==> flow/design.v <==
`timescale 1ns / 1ps
module CPU(result,pc_value,r0_value,rf_we,instr,rst, clk);
input clk;
input rst;
input [15:0] instr;
output [15:0] result;
output [15:0] pc_value;
output [15:0] r0_value;
output rf_we;
wire [15:0] r0;
wire [15:0]out_ireg;
wire [3:0]out_idec_to_addrRdest;
wire [3:0]out_idec_to_addrRsrc;
wire [2:0]out_idec_to_alu_select;
wire [3:0]out_immHigh_idec;
wire out_wr_en_idec;
wire out_arith_mux_select0_idec;
wire out_arith_mux_select1_idec;
wire [15:0]out_arith_mux_to_alu_input;
wire [15:0] out_rfRsrc_to_arith_mux;
wire [15:0] out_imm_sign_extended_to_arith_mux;
wire [15:0] out_imm_zero_extended_to_arith_mux;
wire [15:0]out_rfRdest_to_alu;
wire [15:0] out_alu_to_mux;
wire C,V,N,Z;
wire [15:0] out_muxload;
wire select_mux_load;
wire select_mux_mov;
wire [15:0] out_left_shifted_to_muxload_in;
wire [15:0] out_ram_to_muxload_in;
wire ram_en;
wire [15:0]out_pc;
assign pc_value = out_pc;
assign r0_value = r0;
assign rf_we = out_wr_en_idec;
wire [2:0]select_mux_which_load;
wire [15:0] out_mov_mux;
wire [15:0] out_mux_to_rf;
assign result = out_mux_to_rf;
wire [15:0] out_shifter_to_select_mux_which_load;
wire [15:0] out_mux_to_shifter_in;
wire select_which_to_shift;
wire branch;
wire jump;
wire [15:0] bj_value;
wire select_br_or_jump;
wire [15:0] out_psr;
wire [15:0]input_psr;
assign input_psr[0] = C;
assign input_psr[1] = V;
assign input_psr[2] = N;
assign input_psr[3] = Z;
assign input_psr[15:4] = 12'b0;
inde dec(ram_en, select_br_or_jump, branch, jump, select_which_to_shift, select_mux_mov, select_mux_load,select_mux_which_load,out_immHigh_idec,out_idec_to_addrRdest, out_idec_to_addrRsrc, out_idec_to_alu_select, out_wr_en_idec,out_arith_mux_select1_idec, out_arith_mux_select0_idec, out_ireg, out_psr[3:0]);
reg16 inst_reg(rst, clk, instr, out_ireg);
reg16 psr(rst, clk, input_psr, out_psr);
multiplexer_4_1 arith_mux(out_arith_mux_to_alu_input, out_rfRsrc_to_arith_mux, out_imm_sign_extended_to_arith_mux, out_imm_zero_extended_to_arith_mux, 16'b0, out_arith_mux_select1_idec, out_arith_mux_select0_idec);
Sign_Ex_Test sign_extended(out_idec_to_addrRsrc, out_immHigh_idec, out_imm_sign_extended_to_arith_mux, out_left_shifted_to_muxload_in, out_imm_zero_extended_to_arith_mux);
ALU alu(out_alu_to_mux,C,V,N,Z,out_rfRdest_to_alu,out_arith_mux_to_alu_input,out_idec_to_alu_select);
reg_file	reg_file16(rst, clk, out_wr_en_idec, out_idec_to_addrRdest, out_idec_to_addrRsrc,out_idec_to_addrRdest, out_mux_to_rf,out_rfRdest_to_alu, out_rfRsrc_to_arith_mux, r0);
multiplexer_2_1 muxload(out_muxload, out_ram_to_muxload_in,out_left_shifted_to_muxload_in , select_mux_load);
multiplexer_8_1	which_to_load_wdat_mux(out_mux_to_rf, out_alu_to_mux, out_muxload, out_mov_mux, out_shifter_to_select_mux_which_load, out_pc, 16'b1111111111111111, 16'b1111111111111111, 16'b1111111111111111, select_mux_which_load);
multiplexer_2_1 mux_mov(out_mov_mux, out_rfRsrc_to_arith_mux,out_imm_zero_extended_to_arith_mux , select_mux_mov);
multiplexer_2_1 mux_which_shift(out_mux_to_shifter_in, out_rfRsrc_to_arith_mux,out_imm_sign_extended_to_arith_mux , select_which_to_shift);
shifter shift(out_shifter_to_select_mux_which_load, out_rfRdest_to_alu, out_mux_to_shifter_in);
PC pc(clk,rst, branch, jump,bj_value, out_pc);
multiplexer_2_1 mux_brach(bj_value, out_rfRsrc_to_arith_mux, out_imm_sign_extended_to_arith_mux , select_br_or_jump);
spblockram_data ram(clk, ram_en, out_idec_to_addrRsrc, out_rfRdest_to_alu, out_ram_to_muxload_in);
endmodule
module PC(clock,rst, branch, jump,bj_value, count);
	 input clock;
	 input branch;
	 input jump;
	 input rst;
	 input [15:0]bj_value;
	 reg [15:0] new_count;  
	 output [15:0] count;  
	assign count = new_count;
	 always @(posedge rst or posedge clock) begin
	 if(rst)
	 begin
	 new_count <= 0;
	 end
	 else if(branch)
	 begin
	 new_count <= new_count + bj_value;	 
	 end
	 else if(jump)
	 begin
	 new_count <= bj_value;
	 end
	 else
	 begin
	 new_count <= new_count + 16'd1;
	 end  
    end
	 endmodule
module inde(ram_en, select_br_or_jump, branch, jump, select_which_to_shift,select_mux_mov,select_mux_load,select_mux_which_load,immHigh, rdest, rsrc, alu_out, wr_en,arith_mux_select1, arith_mux_select0, instruction, out_psr);
input [15:0] instruction;
output reg [2:0] alu_out;
output reg arith_mux_select0;
output reg arith_mux_select1;
output reg wr_en;
output reg ram_en;
output reg select_mux_load;
output reg select_mux_mov;
output reg select_which_to_shift;
output reg select_br_or_jump;
input  [3:0]out_psr;
output [3:0] rdest;
output [3:0] rsrc;
output [3:0] immHigh;
output reg [2:0]select_mux_which_load;
output reg branch;
output reg jump;
wire [3:0] op;
wire [3:0] rdest;
wire [3:0] op_ex ;
wire [3:0] rsrc ;
wire [3:0] immLow ;
assign op     = instruction[15:12];
assign rdest  = instruction[11:8];
assign op_ex  = instruction[7:4];
assign rsrc   = instruction[3:0];
assign immLow = instruction[3:0];
assign immHigh = instruction[7:4];
always @(*)
begin
	branch<=1'b0;
	jump<=1'b0;
	wr_en<=1'b0;
	ram_en<=1'b0;
	select_mux_load<=1'b0;
	select_mux_mov<=1'b0;
	select_which_to_shift<=1'b0;
	select_br_or_jump<=1'b0;
	select_mux_which_load<=3'b000;
	arith_mux_select0<=1'b0;
	arith_mux_select1<=1'b0;
	alu_out<=3'b000;
	if(op == 4'b0000)
	begin
	branch<=1'b0;
	jump<=1'b0;
	if(op_ex == 4'b1101)
	begin
	wr_en <= 1;
	select_mux_which_load <= 3'b010;
	select_mux_mov<=0;	 
	end
	else if(op_ex == 4'b1011)
	begin
	wr_en <= 0;
	select_mux_which_load <= 3'b000;
	arith_mux_select0 <= 1'b0;				 
	arith_mux_select1 <= 1'b0;	
	alu_out <= 3'b100;	 
	end
	else
	begin
	wr_en <= 1;
	select_mux_which_load <= 3'b000;
	arith_mux_select0 <= 1'b0;				 
	arith_mux_select1 <= 1'b0;	
	case(op_ex)
				4'b0101:alu_out <= 3'b000;	 
				4'b1001:alu_out <= 3'b001;	 
				4'b0001:alu_out <= 3'b010;	 
				4'b0010:alu_out <= 3'b011;	 
				4'b0011:alu_out <= 3'b100;	 
	endcase
	end
	end
	else if(op == 4'b0100)
	begin
	if (op_ex==4'b0000)
	begin
	branch<=1'b0;
	jump<=1'b0;
	wr_en <= 1; 
	select_mux_which_load <= 3'b001;
	select_mux_load<=0;	 
	ram_en <= 0;
	end	
	else if(op_ex == 4'b0100)	 
	begin
	branch<=1'b0;
	jump<=1'b0;
	wr_en <= 0; 
	ram_en <= 1;
	end
	else if (op_ex==4'b1100)
	begin
	if(rdest == 4'b0000)	 
	begin
	if(out_psr[3] == 1'b1)
	begin
	branch<=1'b0;
	jump<=1'b1;
	select_br_or_jump <= 1'b0;
	end
	else
	begin
	branch<=1'b0;
	jump<=1'b0;
	end
	end
	else if(rdest == 4'b0001)	 
	begin
	if(out_psr[3] == 1'b1)
	begin
	branch<=1'b0;
	jump<=1'b0;
	end
	else
	begin		
	branch<=1'b0;
	jump<=1'b1;
	select_br_or_jump <= 1'b0;
	end
	end
	end
	else if(op_ex==4'b1000)
	begin
	select_mux_which_load <= 3'b100; 
	wr_en <= 1;
	select_br_or_jump <= 1'b0;	
	branch<=1'b0;
	jump<=1'b1;
	end
	end
	else if(op == 4'b1111)
	begin
	branch<=1'b0;
	jump<=1'b0;
	wr_en <= 1;
	select_mux_which_load <= 3'b001;
	select_mux_load<=1;  
	ram_en <= 0;
	end
	else if(op == 4'b1101)
	begin
	branch<=1'b0;
	jump<=1'b0;
	wr_en <= 1;
	select_mux_which_load <= 3'b010;
	select_mux_mov<=1;  
	end
	else if(op == 4'b1000)
	begin
	if (op_ex==4'b0100)
	begin
	branch<=1'b0;
	jump<=1'b0;
	wr_en <= 1; 
	select_mux_which_load <= 3'b011;
	select_which_to_shift <= 0;	 
	end	
	else if (op_ex==4'b0000)
	begin
	branch<=1'b0;
	jump<=1'b0;
	wr_en <= 1; 
	select_mux_which_load <= 3'b011;
	select_which_to_shift <= 1;	 
	end	
	else if (op_ex==4'b0001)
	begin
	branch<=1'b0;
	jump<=1'b0;
	wr_en <= 1; 
	select_mux_which_load <= 3'b011;
	select_which_to_shift <= 1;	 
	end	
	end
	else if(op == 4'b1100)	 
	begin 
	if(rdest == 4'b0000)	 
	begin
	if(out_psr[3] == 1'b1)
	begin
	wr_en<= 1'b0;
	select_br_or_jump <= 1'b1;
	branch<=1'b1;
	jump<=1'b0;
	end
	else
	begin
	branch<=1'b0;
	jump<=1'b0;
	end
	end
	else if(rdest == 4'b0001)	 
	begin
	if(out_psr[3] == 1'b1)
	begin
	branch<=1'b0;
	jump<=1'b0;
	end
	else
	begin		
	select_br_or_jump <= 1'b1;
	branch<=1'b1;
	jump<=1'b0;
	end
	end
	end
	else if(op == 4'b0101)
	begin
	branch<=1'b0;
	jump<=1'b0;
	select_mux_which_load <= 3'b000;
	wr_en <= 1;
	arith_mux_select0 <= 1'b1;					 
	arith_mux_select1 <= 1'b0;	
	alu_out <= 3'b000;	 
	end
	else if(op == 4'b1001)
	begin
	branch<=1'b0;
	jump<=1'b0;
	select_mux_which_load <= 3'b000;
	wr_en <= 1;
	arith_mux_select0 <= 1'b1;					 
	arith_mux_select1 <= 1'b0;	
	alu_out <= 3'b001;	 
	end
	else if(op == 4'b1011)
	begin
	branch<=1'b0;
	jump<=1'b0;
	select_mux_which_load <= 3'b000;
	wr_en <= 0;
	arith_mux_select0 <= 1'b1;					 
	arith_mux_select1 <= 1'b0;		
	alu_out <= 3'b100;	 
	end
	else if(op == 4'b0001)
	begin
	branch<=1'b0;
	jump<=1'b0;
	select_mux_which_load <= 3'b000;
	wr_en <= 1;
	arith_mux_select0 <= 1'b0;					 
	arith_mux_select1 <= 1'b1;					 
	alu_out <= 3'b010;	 
	end
	else if(op == 4'b0010)
	begin
	branch<=1'b0;
	jump<=1'b0;
	select_mux_which_load <= 3'b000;
	wr_en <= 1;
	arith_mux_select0 <= 1'b0;					 
	arith_mux_select1 <= 1'b1;	
	alu_out <= 3'b011;	 
	end
	else if(op == 4'b0011)
	begin
	branch<=1'b0;
	jump<=1'b0;
	select_mux_which_load <= 3'b000;
	wr_en <= 1;
	arith_mux_select0 <= 1'b0;					 
	arith_mux_select1 <= 1'b1;		
	alu_out <= 3'b100;	 
	end
end
endmodule
module shifter(shifted_result, shifting_value, amount_of_shift);
input [15:0]amount_of_shift;
input [15:0]shifting_value;
output reg [15:0]shifted_result;
wire [3:0]amount ;
assign amount = amount_of_shift[3:0];
always @ (amount_of_shift or shifting_value)
begin
if(amount_of_shift[4] == 0)
begin
shifted_result <= shifting_value << amount;
end
else
begin
shifted_result <= shifting_value >> amount;
end
end
endmodule
module Sign_Ex_Test(immLow, immHigh, imm_sign_extended,left_shifted_value,zero_extended_value);
   output [15:0] imm_sign_extended;  
	output [15:0] left_shifted_value;
	output [15:0] zero_extended_value;
   input [3:0] immLow ;
	input [3:0] immHigh;
	wire [7:0]a;
	assign a = {immHigh,immLow};
	assign imm_sign_extended ={{8{a[7]}}, a};
	assign left_shifted_value={a, 8'b00000000};
	assign zero_extended_value={8'b00000000, a};
endmodule
module ALU(Y,C,V,N,Z,A,B,Op);
    output [15:0] Y;
    output C;  
    output N;  
    output V;  
    output Z;  
    input [15:0] A;
    input [15:0] B;
    input [2:0] Op;
    wire  [15:0] 	 AS, And, Or, Xor, Not, Xnor;
    wire 	 s; 
    wire 	 Vas;
    wire 	 Cas;
   carry_select_adder_subtractor addsub(AS, Cas, Vas, A, B, Op[0]);       
   andop aluand(And, A, B);                                               
   orop aluor(Or, A, B);                                                  
   xorop aluxor(Xor, A, B);                                               
   notop alunot(Not, A);                                                  
   xnorop aluxnor(Xnor, A, B);                                            
multiplexer_8_1 muxy(Y, AS, AS, And, Or, Xor, Not, Xnor, 16'b0, Op);  
   nor(s, Op[1], Op[2]);    
   and(C, Cas, s);
   and(V, Vas, s);
   and(N, Y[15], s);        
   zero z(Z, Y);            
endmodule
module andop(Y, A, B);
   output [15:0] Y;   
   input [15:0]  A;   
   input [15:0]  B;   
   and(Y[0], A[0], B[0]);
   and(Y[1], A[1], B[1]);
   and(Y[2], A[2], B[2]);
   and(Y[3], A[3], B[3]);
   and(Y[4], A[4], B[4]);
   and(Y[5], A[5], B[5]);
   and(Y[6], A[6], B[6]);
   and(Y[7], A[7], B[7]);
   and(Y[8], A[8], B[8]);
   and(Y[9], A[9], B[9]);
   and(Y[10], A[10], B[10]);
   and(Y[11], A[11], B[11]);
   and(Y[12], A[12], B[12]);
   and(Y[13], A[13], B[13]);
   and(Y[14], A[14], B[14]);
   and(Y[15], A[15], B[15]);
endmodule
module orop(Y, A, B);
   output [15:0] Y;  
   input [15:0]  A;  
   input [15:0]  B;  
   or(Y[0], A[0], B[0]);
   or(Y[1], A[1], B[1]);
   or(Y[2], A[2], B[2]);
   or(Y[3], A[3], B[3]);
   or(Y[4], A[4], B[4]);
   or(Y[5], A[5], B[5]);
   or(Y[6], A[6], B[6]);
   or(Y[7], A[7], B[7]);
   or(Y[8], A[8], B[8]);
   or(Y[9], A[9], B[9]);
   or(Y[10], A[10], B[10]);
   or(Y[11], A[11], B[11]);
   or(Y[12], A[12], B[12]);
   or(Y[13], A[13], B[13]);
   or(Y[14], A[14], B[14]);
   or(Y[15], A[15], B[15]);
endmodule
module xorop(Y, A, B);
   output [15:0] Y;  
   input [15:0]  A;  
   input [15:0]  B;  
   xor(Y[0], A[0], B[0]);
   xor(Y[1], A[1], B[1]);
   xor(Y[2], A[2], B[2]);
   xor(Y[3], A[3], B[3]);
   xor(Y[4], A[4], B[4]);
   xor(Y[5], A[5], B[5]);
   xor(Y[6], A[6], B[6]);
   xor(Y[7], A[7], B[7]);
   xor(Y[8], A[8], B[8]);
   xor(Y[9], A[9], B[9]);
   xor(Y[10], A[10], B[10]);
   xor(Y[11], A[11], B[11]);
   xor(Y[12], A[12], B[12]);
   xor(Y[13], A[13], B[13]);
   xor(Y[14], A[14], B[14]);
   xor(Y[15], A[15], B[15]);
endmodule
module notop(Y, A);
   output [15:0] Y;  
   input [15:0]  A;  
   not(Y[0], A[0]);
   not(Y[1], A[1]);
   not(Y[2], A[2]);
   not(Y[3], A[3]);
   not(Y[4], A[4]);
   not(Y[5], A[5]);
   not(Y[6], A[6]);
   not(Y[7], A[7]);
   not(Y[8], A[8]);
   not(Y[9], A[9]);
   not(Y[10], A[10]);
   not(Y[11], A[11]);
   not(Y[12], A[12]);
   not(Y[13], A[13]);
   not(Y[14], A[14]);
   not(Y[15], A[15]);
endmodule
module xnorop(Y, A, B);
   output [15:0] Y;  
   input [15:0]  A;  
   input [15:0]  B;  
   xnor(Y[0], A[0], B[0]);
   xnor(Y[1], A[1], B[1]);
   xnor(Y[2], A[2], B[2]);
   xnor(Y[3], A[3], B[3]);
   xnor(Y[4], A[4], B[4]);
   xnor(Y[5], A[5], B[5]);
   xnor(Y[6], A[6], B[6]);
   xnor(Y[7], A[7], B[7]);
   xnor(Y[8], A[8], B[8]);
   xnor(Y[9], A[9], B[9]);
   xnor(Y[10], A[10], B[10]);
   xnor(Y[11], A[11], B[11]);
   xnor(Y[12], A[12], B[12]);
   xnor(Y[13], A[13], B[13]);
   xnor(Y[14], A[14], B[14]);
   xnor(Y[15], A[15], B[15]);
endmodule
module zero(Z, A);
   output Z;         
   input [15:0]  A;  
   wire [15:0] 	 Y;  
   xnor(Y[0], A[0], 1'b0);
   xnor(Y[1], A[1], 1'b0);
   xnor(Y[2], A[2], 1'b0);
   xnor(Y[3], A[3], 1'b0);
   xnor(Y[4], A[4], 1'b0);
   xnor(Y[5], A[5], 1'b0);
   xnor(Y[6], A[6], 1'b0);
   xnor(Y[7], A[7], 1'b0);
   xnor(Y[8], A[8], 1'b0);
   xnor(Y[9], A[9], 1'b0);
   xnor(Y[10], A[10], 1'b0);
   xnor(Y[11], A[11], 1'b0);
   xnor(Y[12], A[12], 1'b0);
   xnor(Y[13], A[13], 1'b0);
   xnor(Y[14], A[14], 1'b0);
   xnor(Y[15], A[15], 1'b0);
   and(Z, Y[0], Y[1], Y[2], Y[3], Y[4],
       Y[5], Y[6], Y[7], Y[8],
       Y[9], Y[10], Y[11], Y[12],
       Y[13], Y[14], Y[15]);
endmodule
module carry_select_adder_subtractor(S, C, V, A, B, Op);
   output [15:0] S;    
   output 	 C;    
   output 	 V;    
   input [15:0]  A;    
   input [15:0]  B;    
   input 	 Op;   
   wire 	 C15;  
   wire [15:0] 	 Bx;
   xor(Bx[0], B[0], Op);
   xor(Bx[1], B[1], Op);
   xor(Bx[2], B[2], Op);
   xor(Bx[3], B[3], Op);
   xor(Bx[4], B[4], Op);
   xor(Bx[5], B[5], Op);
   xor(Bx[6], B[6], Op);
   xor(Bx[7], B[7], Op);
   xor(Bx[8], B[8], Op);
   xor(Bx[9], B[9], Op);
   xor(Bx[10], B[10], Op);
   xor(Bx[11], B[11], Op);
   xor(Bx[12], B[12], Op);
   xor(Bx[13], B[13], Op);
   xor(Bx[14], B[14], Op);
   xor(Bx[15], B[15], Op);
   xor(C, C15, Op);             
   carry_select_adder csa(S, C15, V, A, Bx, Op);   
endmodule
module carry_select_adder(S, C, V, A, B, Cin);
   output [15:0] S;    
   output 	 C;    
   output 	 V;    
   input [15:0]  A;    
   input [15:0]  B;    
   input 	 Cin;  
   wire [3:0] 	S1_0;    
   wire [3:0] 	S1_1;    
   wire [3:0] 	S2_0;    
   wire [3:0] 	S2_1;    
   wire [3:0] 	S3_0;    
   wire [3:0] 	S3_1;    
   wire 	C1_0;    
   wire 	C1_1;    
   wire 	C2_0;    
   wire 	C2_1;    
   wire 	C3_0;    
   wire 	C3_1;    
   wire 	C0;      
   wire 	C1;      
   wire 	C2;      
   wire         V0;      
   wire 	V1_0;    
   wire 	V1_1;    
   wire 	V2_0;    
   wire 	V2_1;    
   wire 	V3_0;    
   wire 	V3_1;    
   ripple_carry_adder rc_nibble_0(S[3:0], C0, V0, A[3:0], B[3:0], Cin);               
   ripple_carry_adder rc_nibble_1_carry_0(S1_0, C1_0, V1_0, A[7:4], B[7:4], 1'b0);       
   ripple_carry_adder rc_nibble_1_carry_1(S1_1, C1_1, V1_1, A[7:4], B[7:4], 1'b1);       
   ripple_carry_adder rc_nibble_2_carry_0(S2_0, C2_0, V2_0, A[11:8], B[11:8], 1'b0);     
   ripple_carry_adder rc_nibble_2_carry_1(S2_1, C2_1, V2_1, A[11:8], B[11:8], 1'b1);     
   ripple_carry_adder rc_nibble_3_carry_0(S3_0, C3_0, V3_0, A[15:12], B[15:12], 1'b0);   
   ripple_carry_adder rc_nibble_3_carry_1(S3_1, C3_1, V3_1, A[15:12], B[15:12], 1'b1);   
   multiplexer_2_1 #(1) muxc1(C1, C1_0, C1_1, C0);  
   multiplexer_2_1 #(1) muxc2(C2, C2_0, C2_1, C1);  
   multiplexer_2_1 #(1) muxc(C, C3_0, C3_1, C2);    
   multiplexer_2_1 #(1) muxv(V, V3_0, V3_1, C2);    
   multiplexer_2_1 #(4) muxs1(S[7:4], S1_0, S1_1, C0);     
   multiplexer_2_1 #(4) muxs2(S[11:8], S2_0, S2_1, C1);    
   multiplexer_2_1 #(4) muxs3(S[15:12], S3_0, S3_1, C2);   
endmodule
module ripple_carry_adder(S, C, V, A, B, Cin);
   output [3:0] S;    
   output 	C;    
   output       V;    
   input [3:0] 	A;    
   input [3:0] 	B;    
   input 	Cin;  
   wire 	C0;  
   wire 	C1;  
   wire 	C2;  
   full_adder fa0(S[0], C0, A[0], B[0], Cin);     
   full_adder fa1(S[1], C1, A[1], B[1], C0);
   full_adder fa2(S[2], C2, A[2], B[2], C1);
   full_adder fa3(S[3], C, A[3], B[3], C2);     
   xor(V, C, C2);   
endmodule
module full_adder(S, Cout, A, B, Cin);
   output S;
   output Cout;
   input  A;
   input  B;
   input  Cin;
   wire   w1;
   wire   w2;
   wire   w3;
   wire   w4;
   xor(w1, A, B);
   xor(S, Cin, w1);
   and(w2, A, B);   
   and(w3, A, Cin);
   and(w4, B, Cin);   
   or(Cout, w2, w3, w4);
endmodule
module multiplexer_2_1(X, A0, A1,S);
   parameter WIDTH=16;      
   output [WIDTH-1:0] X;    
   input [WIDTH-1:0]  A1;   
   input [WIDTH-1:0]  A0;   
   input 	      S;   
   assign X = (S == 1'b0) ? A0 : A1;
endmodule
module multiplexer_4_1(X, A0, A1, A2, A3, S1, S0);
   parameter WIDTH=16;      
   output [WIDTH-1:0] X;    
   input [WIDTH-1:0]  A3;   
   input [WIDTH-1:0]  A2;   
   input [WIDTH-1:0]  A1;   
   input [WIDTH-1:0]  A0;   
   input 	      S0;   
   input 	      S1;   
   assign X = (S1 == 0 
	       ? (S0 == 0 
		  ? A0        
		  : A1)       
	       : (S0 == 0 
		  ? A2        
		  : A3));     
endmodule
module multiplexer_8_1(X, A0, A1, A2, A3, A4, A5, A6, A7, S);
   parameter WIDTH=16;      
   output [WIDTH-1:0] X;    
   input [WIDTH-1:0]  A7;   
   input [WIDTH-1:0]  A6;   
   input [WIDTH-1:0]  A5;   
   input [WIDTH-1:0]  A4;   
   input [WIDTH-1:0]  A3;   
   input [WIDTH-1:0]  A2;   
   input [WIDTH-1:0]  A1;   
   input [WIDTH-1:0]  A0;   
   input [2:0]	      S;   
   assign X = (S[2] == 0 
	       ? (S[1] == 0 
		  ? (S[0] == 0 
		     ? A0        
		     : A1)       
		  : (S[0] == 0 
		     ? A2        
		     : A3))      
	       : (S[1] == 0 
		  ? (S[0] == 0 
		     ? A4        
		     : A5)       
		  : (S[0] == 0 
		     ? A6        
		     : A7)));    
endmodule
module reg_file(rst, clk, wr_en, rd0_addr, rd1_addr,wr_addr, wr_data,rd0_data, rd1_data, r0);
			input rst;
            input clk;
            input wr_en;
            input [3:0] rd0_addr;
            input [3:0] rd1_addr;
            input [3:0] wr_addr;
            input [15:0] wr_data;
            output [15:0] rd0_data;
            output [15:0] rd1_data;
			output [15:0] r0;
    reg [15:0] mem [15:0];
    integer i;
	 assign rd0_data = mem[rd0_addr];
	assign rd1_data = mem[rd1_addr];
	assign r0 = mem[0];
    always @(posedge rst or posedge clk)
    begin
        if (rst) begin
            for (i=0; i<16; i=i+1)
                mem[i] <= 0;
        end
        else if (wr_en) begin
            mem[wr_addr] <= wr_data;
        end
    end
endmodule
module reg16 (reset, CLK, D, Q);
input reset;
input CLK;
input [15:0] D;
output [15:0] Q;
reg [15:0] Q;
always @(posedge reset or posedge CLK)
if (reset)
Q <= 0;
else
Q <= D;
endmodule
module spblockram_data (clk, we, a, di, dout);		 
input clk;
input we;
input [3:0] a;
input [15:0] di;
output [15:0] dout;
reg [15:0] RAM[15:0];
always @(posedge clk) begin
if (we == 1'b1)
RAM[a] <= di;
end
assign dout = RAM[a];
endmodule
# Reports on CPU
# Each step is given for the RTL above and for the edited RTL.
# "before" refers to lines of the RTL above, "after" to lines of the edited file.
# "delta": "after" minus "before" as printed here. "change_rel_pct": 100 x difference / "before".
# Operators: Yosys type, input widths -> output width; for muxes data width and select width s.
# Cell names lack the library's common part.
# The mark - stands for no value.
# design
design	CPU
clk_port	clk
library	sky130hd
lib_corner	tt_025C_1v80

# Diff
# The edit as a unified diff against the file above.
# This change comes from a script, not from a designer. The edited design behaves differently; no optimisation was intended.
# begin of diff
@@ -758,5 +758,4 @@
 reg [15:0] RAM[15:0];
 always @(posedge clk) begin
-if (we == 1'b1)
 RAM[a] <= di;
 end
# end of diff

# Word level
# Source: Yosys, flattened and elaborated. Widths are those after wreduce. Registers that Yosys merges into a memory's read port (data or address) are not register bits. Print and check cells do not count. Equal cells are merged and count once.
# Yosys's memory passes give these memory sizes; they may raise the number of words (mostly to a power of two), join words into wider ones and drop unused or constant bits.
# classes
item	before	after	delta	change_rel_pct
n_addsub	2	2	0	0.00
equal	50	50	0	0.00
n_shift	2	2	0	0.00
muxes	132	125	-7	-5.30
n_logic	286	286	0	0.00
n_reduce_logical	20	20	0	0.00
# ops
op	before	after	delta	change_rel_pct
$mux 1	75	70	-5	-6.67
$mux 16	21	20	-1	-4.76
$mux 4	4	3	-1	-25.00
$and 1x1->1	94	94	0	0.00
$xor 1x1->1	73	73	0	0.00
$or 1x1->1	67	67	0	0.00
$not 1->1	52	52	0	0.00
$eq 4x4->1 const B	27	27	0	0.00
$mux 3	25	25	0	0.00
$reduce_and 2->1	16	16	0	0.00
$eq 4x3->1 const B	11	11	0	0.00
$eq 4x2->1 const B	8	8	0	0.00
$eq 4x1->1 const B	4	4	0	0.00
$logic_not 4->1	4	4	0	0.00
$mux 2	2	2	0	0.00
$pmux 16 s16	2	2	0	0.00
$add 16x1->16 const B	1	1	0	0.00
$add 16x16->16	1	1	0	0.00
$mux 5	1	1	0	0.00
$mux 8	1	1	0	0.00
$pmux 3 s4	1	1	0	0.00
$shl 16x4->16	1	1	0	0.00
$shr 16x4->16	1	1	0	0.00
# bits
item	before	after	delta	change_rel_pct
reg_bits	292	292	0	0.00
mem_bits_rw	256	256	0	0.00
n_memories	1	1	0	0.00
output_inout_bits	49	49	0	0.00
# memory_table
item	before	after
memory_list	ram.RAM 16 x 16 bit 1R1W	ram.RAM 16 x 16 bit 1R1W

# Depth
# Longest topological path by Yosys (ltp), each cell counted once; first at word level (registers and memories cut), then after technology mapping (sequential cells cut; the memories' decode and read muxes count).
# logic_depth
item	before	after	delta	change_rel_pct
ltp_word	48	48	0	0.00
ABC_AREA	0	0	-	-
mapped_depth	27	28	1	3.70

# Netlist
# Source: synth_stat.txt of the flow (Yosys; design flattened, memories mapped). It holds for the ABC_AREA given above (unset counts as 0); a run with the other value may have another netlist.
# types
cell	before	after	delta	change_rel_pct
o21ai_0	258	337	79	30.62
a21oi_1	172	117	-55	-31.98
a31oi_1	28	73	45	160.71
nand2_1	346	387	41	11.85
nor2_1	237	204	-33	-13.92
clkbuf_1	93	124	31	33.33
a211oi_1	29	51	22	75.86
buf_6	23	5	-18	-78.26
o211ai_1	42	27	-15	-35.71
buf_4	20	5	-15	-75.00
buf_2	71	85	14	19.72
inv_1	66	80	14	21.21
mux2_2	49	36	-13	-26.53
o21ai_1	20	7	-13	-65.00
nand2b_1	34	22	-12	-35.29
o31ai_1	27	15	-12	-44.44
and3b_1	15	3	-12	-80.00
a31oi_2	12	0	-12	-100.00
# The list need not be complete.
# synth_totals
item	before	after	delta	change_rel_pct
mapped_cells	3033	3021	-12	-0.40
synth_area_um2	31732.9	31181.2	-551.7	-1.74
seqArea_um2	14919.3	14919.3	0.0	0.00
ffs	545	545	0	0.00
n_buf	220	233	13	5.91
# By module: a second synthesis without flattening, with its own total; a netlist apart from the flattened one above.
# unflattened
item	before	after	delta	change_rel_pct
hier_cells	2572	2573	1	0.04
hier_area_um2	34236.6	34241.6	5.0	0.01
# Rows give one instance, submodules left out.
# modules_before
mod	n_inst	cells	mod_area_um2
reg_file	1	1236	14358.8
spblockram_data	1	418	9770.6
multiplexer_8_1	2	57	1071.0
PC	1	211	1690.4
shifter	1	183	1615.3
multiplexer_2_1	4	18	249.0
reg16	2	17	404.1
full_adder	28	1	20.0
inde	1	72	454.2
multiplexer_4_1	1	20	424.2
Sign_Ex_Test	1	49	364.1
carry_select_adder_subtractor	1	19	180.2
xnorop	1	16	140.1
xorop	1	16	140.1
# before: Further modules, not shown: 10.
# modules_after
mod	n_inst	cells	mod_area_um2
reg_file	1	1236	14358.8
spblockram_data	1	419	9775.6
multiplexer_8_1	2	57	1071.0
PC	1	211	1690.4
shifter	1	183	1615.3
multiplexer_2_1	4	18	249.0
reg16	2	17	404.1
full_adder	28	1	20.0
inde	1	72	454.2
multiplexer_4_1	1	20	424.2
Sign_Ex_Test	1	49	364.1
carry_select_adder_subtractor	1	19	180.2
xnorop	1	16	140.1
xorop	1	16	140.1
# after: Further modules, not shown: 10.

# Timing after synthesis
# Path of least setup slack by OpenSTA after synthesis, without wires, with an ideal clock, recovery checks aside; 20% of the period is set as input and as output delay. Where synthesis merged equal registers, the netlist keeps one of their names.
# synth_timing
item	before	after	delta	change_rel_pct
kind	flip-flop to output port	flip-flop to output port	-	-
from	register inst_reg.Q[12]	register inst_reg.Q[7]	-	-
to	output result[15]	output result[15]	-	-
tclk_ns	9.0	9.0	0.0	0.00
out_delay_ns	1.800	1.800	0.000	0.00
launch_ns	0.000	0.000	0.000	-
arrival_ns	6.037	6.518	0.481	7.97
slack_ns	1.163	0.682	-0.481	-
delay_ns	6.037	6.518	0.481	7.97
stages	25	26	1	4.00
path_buffers	7	7	0	0.00
synth_period_reached_ns	7.837	8.318	0.481	6.14
# "delay_ns" = arrival - input delay + setup time.
# A path that ends at an output port has no setup time.
# "stages" counts driving pins, that of a launching flip-flop among them; a cell with two outputs on the path counts twice.
# "synth_period_reached_ns" is the clock period less the worst setup slack; recovery checks do not enter. This is arithmetic on one report: input and output delays are still those of the set period (20% each).
# Between the ends stands the longest chain of elaborated cells between them, by number of cells; it is not shown to be the way that was timed. Of several equally long chains one is given.
# A line is the first line of the expression or statement that the cell stems from. Yosys adds cells for indexed reads and writes and turns some case tables into memories.
# synth_via_before
path_cell_list	dfrtp_1 or4_1 buf_2 a211o_1 nand2b_1 buf_2 buf_2 buf_2 buf_2 buf_2 xnor2_1 fa_1 fa_1 fa_1 nor2_1 a21oi_1 a21oi_1 nand3_2 a2111oi_4 a2111oi_4 a211o_1 a211oi_2 o2111ai_2 buf_6 nand2_1
elab_chain_cells	35
cone_cells	210
# synth_rtl_before
item	line_no	rtl
from (decl)	744	output [15:0] Q;
from (assign)	748	Q <= 0;
from (assign)	750	Q <= D;
$eq 4x2->1	358	else if(op == 4'b0011)
$mux 1	358
$mux 1	348	else if(op == 4'b0010)
$mux 1	338	else if(op == 4'b0001)
$mux 1	328	else if(op == 4'b1011)
$mux 1	318	else if(op == 4'b1001)
$mux 1	308	else if(op == 4'b0101)
[20 not listed]	-
$mux 1 (2 in a row)	666	assign X = (S == 1'b0) ? A0 : A1;
$mux 4	666
$mux 16	698	? (S[1] == 0
$mux 16	697	assign X = (S[2] == 0
$mux 16	699	? (S[0] == 0
$mux 16	698
$mux 16	697
to (decl)	6	output [15:0] result;
# synth_via_after
path_cell_list	dfrtp_1 buf_2 inv_1 a31oi_1 a221oi_1 clkbuf_1 clkbuf_1 clkbuf_1 buf_1 xnor2_1 fa_1 fa_1 fa_1 nor2_1 a21oi_1 and3_1 a211o_1 a211o_1 a31oi_1 o22a_4 mux2i_1 mux2i_1 a311o_1 buf_2 buf_2 a21oi_1
elab_chain_cells	26
cone_cells	182
# synth_rtl_after
item	line_no	rtl
from (decl)	744	output [15:0] Q;
from (assign)	748	Q <= 0;
from (assign)	750	Q <= D;
$eq 4x2->1	165	case(op_ex)
$pmux 3 s4	165
$mux 3	151	else if(op_ex == 4'b1011)
$mux 3	145	if(op_ex == 4'b1101)
$mux 3	141	if(op == 4'b0000)
$xor 1x1->1	568	xor(Bx[4], B[4], Op);
$and 1x1->1	655	and(w2, A, B);
[11 not listed]	-
$mux 1 (2 in a row)	666	assign X = (S == 1'b0) ? A0 : A1;
$mux 4	666
$mux 16	698	? (S[1] == 0
$mux 16	697	assign X = (S[2] == 0
$mux 16	699	? (S[0] == 0
$mux 16	698
$mux 16	697
to (decl)	6	output [15:0] result;

# Path in the finished layout
# Path of least setup slack in the final report of the runs of pair 1 (OpenROAD, finished layout, wires in). Where an end is a register, its clock arrival counts in the times.
# layout_timing
item	before	after	delta	change_rel_pct
kind	flip-flop to output port	flip-flop to output port	-	-
from	register inst_reg.Q[2]	register inst_reg.Q[2]	-	-
to	output result[11]	output result[13]	-	-
tclk_ns	9.0	9.0	0.0	0.00
out_delay_ns	1.80	1.80	0.00	0.00
launch_ns	0.65	0.60	-0.05	-7.69
arrival_ns	7.05	7.01	-0.04	-0.57
slack_ns	0.15	0.19	0.04	-
stages	23	24	1	4.35
path_buffers	3	2	-1	-33.33
# Between the ends stands the longest chain of elaborated cells between them, by number of cells; it is not shown to be the way that was timed. Of several equally long chains one is given.
# layout_via_before
path_cell_list	dfrtp_4 buf_4 and3b_1 a32oi_1 o22a_1 a31oi_2 mux2i_2 xnor2_1 fa_1 fa_1 fa_1 nor2_1 a21oi_2 a21oi_1 nand3_2 and4b_1 nor4_4 and3_1 nor3_1 buf_4 o31a_2 inv_1 clkdlybuf4s50_1
elab_chain_cells	24
cone_cells	128
# layout_rtl_before
item	line_no	rtl
from (decl)	744	output [15:0] Q;
from (assign)	748	Q <= 0;
from (assign)	750	Q <= D;
$eq 4x4->1	727	assign rd1_data = mem[rd1_addr];
$pmux 16 s16	727
$mux 16	678	? (S0 == 0
$mux 16	677	assign X = (S1 == 0
$xor 1x1->1	568	xor(Bx[4], B[4], Op);
$and 1x1->1	655	and(w2, A, B);
$or 1x1->1 (2 in a row)	658	or(Cout, w2, w3, w4);
[9 not listed]	-
$mux 1	666	assign X = (S == 1'b0) ? A0 : A1;
$mux 4	666
$mux 16	698	? (S[1] == 0
$mux 16	697	assign X = (S[2] == 0
$mux 16	699	? (S[0] == 0
$mux 16	698
$mux 16	697
to (decl)	6	output [15:0] result;
# layout_via_after
path_cell_list	dfrtp_4 and3b_2 a221o_1 a2111oi_4 o2bb2ai_2 o21a_1 inv_1 nand2_1 o21ai_0 fa_1 fa_1 fa_2 nor2_1 a21oi_1 buf_4 a211o_1 a211o_4 and3_4 o22a_4 a211o_1 and3_1 o221ai_4 inv_1 clkdlybuf4s50_1
elab_chain_cells	25
cone_cells	143
# layout_rtl_after
item	line_no	rtl
from (decl)	744	output [15:0] Q;
from (assign)	748	Q <= 0;
from (assign)	750	Q <= D;
$eq 4x4->1	727	assign rd1_data = mem[rd1_addr];
$pmux 16 s16	727
$mux 16	678	? (S0 == 0
$mux 16	677	assign X = (S1 == 0
$xor 1x1->1	568	xor(Bx[4], B[4], Op);
$and 1x1->1	655	and(w2, A, B);
$or 1x1->1 (2 in a row)	658	or(Cout, w2, w3, w4);
[9 not listed]	-
$mux 1 (2 in a row)	666	assign X = (S == 1'b0) ? A0 : A1;
$mux 4	666
$mux 16	698	? (S[1] == 0
$mux 16	697	assign X = (S[2] == 0
$mux 16	699	? (S[0] == 0
$mux 16	698
$mux 16	697
to (decl)	6	output [15:0] result;

# Flow runs
# Runs of the flow (Yosys, OpenROAD) on both versions; the two runs of a pair have the same settings. The constraints put input and output delay at 20% of the set period each and load the outputs with 0.01 pF.
# flow_settings_pair_1
CORE_UTILIZATION	40
PLACE_DENSITY	0.6
period_ns	9.0
CAP_MARGIN	20
CORE_MARGIN	2
SLEW_MARGIN	20
# measured_pair_1
item	before	after	delta	change_rel_pct
yosys.chip_area_um2	31732.9	31181.2	-551.7	-1.74
die_um2	81601.6	80202.2	-1399.4	-1.71
final_stdcell_area_um2	36211.0	36065.8	-145.2	-0.40
util_pct	46.0	46.6	0.6	-
fin_ws_ns	0.155	0.187	0.032	-
final_setup_tns_ns	0.000	0.000	0.000	-
holdWs_ns	0.512	0.488	-0.024	-
# flow_settings_pair_2
ABC_AREA	0
CAP_MARGIN	5
CELL_PAD_IN_SITES_DETAIL_PLACEMENT	2
CELL_PAD_IN_SITES_GLOBAL_PLACEMENT	3
CORE_ASPECT_RATIO	0.5
CORE_MARGIN	2
CORE_UTILIZATION	23
CTS_CLUSTER_DIAMETER	91
GPL_ROUTABILITY_DRIVEN	1
HOLD_SLACK_MARGIN	0.01
PLACE_DENSITY_LB_ADDON	0.23
SETUP_SLACK_MARGIN	-0.94
SLEW_MARGIN	40
TNS_END_PERCENT	35
period_ns	15.2
# measured_pair_2
item	before	after	delta	change_rel_pct
yosys.chip_area_um2	31732.9	31181.2	-551.7	-1.74
die_um2	141138.0	138710.0	-2428.0	-1.72
final_stdcell_area_um2	37016.8	36438.7	-578.1	-1.56
util_pct	27.0	27.1	0.1	-
fin_ws_ns	3.516	3.216	-0.300	-
final_setup_tns_ns	0.000	0.000	0.000	-
holdWs_ns	0.528	0.484	-0.044	-
